==> flow/design.v <==
`timescale 1ns / 1ps
module division_float_32(clock, start, operand1, operand2, result, finish, illegal);
	input clock;  
	input start;  
	input [31:0] operand1, operand2;  
	output reg [31:0] result;  
	output reg finish;  
	output illegal;  
	reg [7:0] exponent;
	reg [23:0] significand1, significand2;
	reg [95:0] temp_operand1, temp_operand2;  
	reg [95:0] sub_result;
	reg [5:0] step;  
	always @(posedge clock) begin  
		if(start) begin
			significand1 = {1'b1, operand1[22:0]};
			significand2 = {1'b1, operand2[22:0]};
			temp_operand1 = {significand1, 24'b0};  
			temp_operand2 = {significand2, 48'b0};  
			finish = 0;
			step = 0;
		end
		if(step == 48) begin  
			sub_result = temp_operand1;  
			exponent = 127 + operand1[30:23] - operand2[30:23];
			if(sub_result[72:48] * 2 > significand2) begin
				sub_result = sub_result + 1;
			end
			if(sub_result[24]) begin
				result[22:0] = sub_result[23:1];
			end else begin
				exponent = exponent - 1;
				result[22:0] = sub_result[22:0];
			end
			if((127 + operand1[30:23]) < operand2[30:23]) begin
				exponent = 0;
			end
			result[31] = operand1[31] ^ operand2[31];
			result[30:23] = exponent;
			if(operand1 == 0) result = 0;
			finish = 1;
		end else begin  
			temp_operand1 = temp_operand1 << 1;  
			if (temp_operand1 >= temp_operand2) temp_operand1 = temp_operand1 - temp_operand2 + 1;
			step = step + 1;  
		end
	end
	assign illegal = (operand2 == 0) ? 1 : 0;  
endmodule
======== From RTL to reports: division_float_32 ========
What the tools print for division_float_32, step after step.
Line numbers count from 1 in the design file above.
Operators carry their Yosys type and port widths (W data, S select, Z words).
Library cell names are shortened.
A cell with -- has no value.
design
  top module .............................. division_float_32
  clock input ............................. clock
  cell library ............................ sky130hd
  timing corner ........................... tt_025C_1v80

======== Elaborated design ========
Yosys after proc, flatten, opt, wreduce and memory -nomap, before mapping. Memory bits, and registers merged into a memory's read port (data or address), are not among the register bits. Print and check cells are not counted. Equal cells are merged and count once.
word-level totals
  memories kept ........................... 0
  output and inout bits ................... 34
  flip-flop bits (word level) ............. 255
  bits in read-only memories .............. 0
  elaborated cells ........................ 34
  input bits .............................. 66
  word width x clocked read ports ......... 0
  bits in writable memories ............... 0
  latch bits .............................. 0
cells by class
  div/mod/pow operators ................... 0
  equal/unequal tests ..................... 1
  reduce/logical cells .................... 3
  shift-type cells ........................ 0
  bitwise logic cells ..................... 1
  multiplexer cells ....................... 12
  add/subtract/negate cells ............... 7
  multipliers ............................. 0
  order comparisons ....................... 3
operators with widths
  operator                 count
  $mux W96                 4
  $add A96 B1 Y96 const B  1
  $sub A96 B96 Y96         1
  $ge A96 B96 Y1           1
  $logic_not A32 Y1        2
  $mux W25                 2
  $gt A26 B24 Y1           1
  $add A25 B1 Y25 const B  1
  $mux W24                 1
  $mux W23                 1
  $mux W6                  2
  $add A7 B8 Y9 const A    1
  $lt A9 B8 Y1             1
  $sub A8 B1 Y8 const B    1
  $sub A8 B8 Y8            1
  $mux W8                  1
  $add A6 B1 Y6 const B    1
  $eq A6 B6 Y1 const B     1
  $reduce_or A2 Y1         1
  $xor A1 B1 Y1            1
  $mux W1                  1

======== Longest topological paths ========
Yosys ltp: most cells in a row. Word level: on the elaborated netlist, between registers, memories and ports. Mapped: between sequential cells and ports; inverters and the memories' decode and read muxes count.
logic depth
  depth after elaboration ................. 5
  ABC_AREA ................................ 0
  gate-level depth with buffers ........... 24
  mapped depth without buffers ............ 19

======== After synthesis ========
The flow's flattened synthesis, as Yosys stat reports it; memories are mapped. The netlist is that of the ABC_AREA named above (0 if unset); the other value can give another one.
cells by type
  cell type  count  area in all (µm²)
  dfxtp_1    222    4.44E+03
  ha_1       217    2.72E+03
  nand2_1    312    1.17E+03
  a21oi_1    215    1.08E+03
  inv_1      260    975.936
  edfxtp_1   32     960.922
  nor2_1     217    814.531
  fa_1       36     720.691
  o21ai_0    141    705.677
  xnor2_1    74     648.122
  nor2b_1    94     588.064
  xor2_1     56     490.47
  mux2i_1    39     390.374
  a21boi_0   49     367.853
  a21o_1     40     300.288
  nand4_1    44     275.264
  nand3_1    53     265.254
  clkbuf_1   60     225.216
Other cell types: 84; their cells: 497.
mapped netlist
  buffer cells ............................ 99
  flip-flop cells ......................... 254
  standard cells after synthesis .......... 2658
  synthesis area .......................... 20771.2 µm²
  sequential part of the area ............. 5405.2 µm²

======== Path before layout ========
Source: OpenSTA report_checks on the synthesized netlist (no wires, ideal clock, input and output delay 20% of the period each), path of least setup slack; recovery checks are left aside. Register names are those of the netlist, which keeps one name where synthesis merged equal registers.
timing after synthesis
  path kind ............................... in2reg
  start point ............................. in start
  end point ............................... reg temp_operand1[89]
  stages .................................. 21
  time at the first pin ................... 1100 ps
  buffers on the path ..................... 6
  period .................................. 5500 ps
  arrival ................................. 5385 ps
  slack ................................... -7 ps
  external input delay .................... 1100 ps
  data required time ...................... 5378 ps
  library setup time ...................... 122 ps
  delay of the path ....................... 4407 ps
  period reached after synthesis .......... 5507 ps
"delay of the path" = arrival - input delay + setup time.
"stages" counts driving pins, that of a launching flip-flop among them; a cell with two outputs on the path counts twice.
"period reached after synthesis" = period - worst setup slack (recovery checks aside). The figure is calculated, with input and output delays left at 20% of the set period.
Between the ends stands the longest chain of elaborated cells between them, by number of cells; it is not shown to be the way that was timed. Of several equally long chains one is given.
A line is the first line of the expression or statement that the cell stems from. Yosys adds cells for indexed reads and writes and turns some case tables into memories.
At most two assigning lines are given for a register; there are more.
on the way, after synthesis
  cell sequence ........................... buf_6 buf_6 buf_4 clkbuf_1 buf_1 clkbuf_1 nand2_1 a21boi_0 ha_1 inv_1 fa_1 nand2b_1 nor3b_1 nand2_1 nor4_1 a211oi_2 o31ai_1 o221ai_2 xnor2_1 a221oi_1 nor2_1
  length of the longest elaborated chain .. 5
  elaborated cells on any way between the ends .. 9
  source lines of those cells ............. 3
  classes of those cells .................. 2 x add/sub; 1 x compare; 1 x eq/ne; 5 x mux
ends and longest elaborated chain, after synthesis
  element           line  RTL
  start, declared   4     input start;
  $mux W96          15    if(start) begin
  $sub A96 B96 Y96  44    if (temp_operand1 >= temp_operand2) temp_operand1 = temp_operand1 - temp_operand2 + 1;
  $add A96 B1 Y96   44
  $mux W96          44
  $mux W96          23    if(step == 48) begin
  end, assigned     18    temp_operand1 = {significand1, 24'b0};
  end, assigned     43    temp_operand1 = temp_operand1 << 1;
  end, declared     11    reg [95:0] temp_operand1, temp_operand2;

======== Worst path after layout ========
Path of least setup slack in the final report of job 1 (OpenROAD, finished layout, wires in). Where an end is a register, its clock arrival counts in the times.
The report prints the path's times to 10 ps; the period is as set.
timing after layout
  path kind ............................... in2reg
  start point ............................. in start
  end point ............................... reg temp_operand1[91]
  external input delay .................... 1170 ps
  time at the first pin ................... 1170 ps
  buffers on the path ..................... 5
  library setup time ...................... 40 ps
  period .................................. 5870 ps
  slack ................................... 670 ps
  arrival ................................. 5740 ps
  stages .................................. 20
  data required time ...................... 6410 ps
Between the ends stands the longest chain of elaborated cells between them, by number of cells; it is not shown to be the way that was timed. Of several equally long chains one is given.
At most two assigning lines are given for a register; there are more.
on the way, after layout
  cell sequence ........................... buf_8 buf_12 buf_12 clkbuf_16 clkbuf_8 mux2_2 ha_1 inv_1 fa_1 nand2b_2 nor3b_2 nand3_1 or4_1 a2bb2oi_2 o21ai_2 a21boi_1 o31ai_4 a21oi_1 xnor2_1 o21ai_1
  length of the longest elaborated chain .. 5
  elaborated cells on any way between the ends .. 9
  source lines of those cells ............. 3
  classes of those cells .................. 2 x add/sub; 1 x compare; 1 x eq/ne; 5 x mux
ends and longest elaborated chain, after layout
  element           line  RTL
  start, declared   4     input start;
  $mux W96          15    if(start) begin
  $sub A96 B96 Y96  44    if (temp_operand1 >= temp_operand2) temp_operand1 = temp_operand1 - temp_operand2 + 1;
  $add A96 B1 Y96   44
  $mux W96          44
  $mux W96          23    if(step == 48) begin
  end, assigned     18    temp_operand1 = {significand1, 24'b0};
  end, assigned     43    temp_operand1 = temp_operand1 << 1;
  end, declared     11    reg [95:0] temp_operand1, temp_operand2;

Module division_float_32, platform sky130hd: 3 stored runs of the flow (Yosys, OpenROAD) with differing settings, in no particular order. Input and output delays are each 20% of the period that was set; the output load is 0.01 pF.
By "critical setup path time" is meant the share of the clock period that the worst setup path is allowed (20% is reserved at inputs, 20% at outputs), minus its slack. Clock arrival times at its registers enter into it.
By "total design power" is meant OpenSTA's value without simulated activity: inputs other than the clock are taken to toggle once in ten clock periods, and the tool carries that through the logic.
"critical setup path time" is given in steps of 10 ps.

---- job 1 ----
settings
  CELL_PAD_IN_SITES_DETAIL_PLACEMENT = 0
  CORE_ASPECT_RATIO = 1.43
  CORE_MARGIN = 10
  CORE_UTILIZATION = 49
  CTS_CLUSTER_DIAMETER = 373
  CTS_CLUSTER_SIZE = 77
  GPL_TIMING_DRIVEN = 0
  HOLD_SLACK_MARGIN = -0.08
  PLACE_DENSITY_LB_ADDON = 0.06
  SETUP_SLACK_MARGIN = 0.62
  period_ns = 5.87
  CAP_MARGIN = 20
  SLEW_MARGIN = 20
results
  die outline area ........................ 51156.6 µm²
  critical setup path time ................ 4020 ps
  critical path kind ...................... in2reg
  total design power ...................... 0.011893 W
  utilization of the finished layout ...... 0.56
  worst setup slack after layout .......... 671 ps
  synthesis area .......................... 20771.2 µm²
  setup TNS ............................... 0 ps
  worst-case hold slack ................... 444 ps

---- job 2 ----
settings
  ABC_AREA = 0
  CELL_PAD_IN_SITES_DETAIL_PLACEMENT = 1
  CORE_ASPECT_RATIO = 0.89
  CORE_MARGIN = 3
  CORE_UTILIZATION = 17
  MAX_ROUTING_LAYER = met5
  PLACE_DENSITY_LB_ADDON = 0.25
  TNS_END_PERCENT = 50
  period_ns = 6.83
  CAP_MARGIN = 20
  SLEW_MARGIN = 20
results
  critical setup path time ................ 4270 ps
  critical path kind ...................... in2reg
  worst setup slack after layout .......... 1195 ps
  setup TNS ............................... 0 ps
  total design power ...................... 0.010969 W
  die outline area ........................ 126420.0 µm²
  synthesis area .......................... 20771.2 µm²
  utilization of the finished layout ...... 0.206
  worst-case hold slack ................... 428 ps

---- job 3 ----
settings
  ABC_AREA = 0
  CAP_MARGIN = 15
  CELL_PAD_IN_SITES_DETAIL_PLACEMENT = 0
  CELL_PAD_IN_SITES_GLOBAL_PLACEMENT = 0
  CORE_ASPECT_RATIO = 0.56
  CORE_MARGIN = 5
  CORE_UTILIZATION = 17
  CTS_CLUSTER_SIZE = 25
  GPL_ROUTABILITY_DRIVEN = 0
  GPL_TIMING_DRIVEN = 0
  MAX_ROUTING_LAYER = met5
  PLACE_DENSITY_LB_ADDON = 0.08
  TNS_END_PERCENT = 50
  period_ns = 8.64
  SLEW_MARGIN = 20
results
  critical setup path time ................ 6650 ps
  critical path kind ...................... in2reg
  total design power ...................... 0.009364 W
  utilization of the finished layout ...... 0.206
  die outline area ........................ 129568.0 µm²
  setup TNS ............................... 0 ps
  worst setup slack after layout .......... 265 ps
  worst-case hold slack ................... 425 ps
  synthesis area .......................... 20771.2 µm²
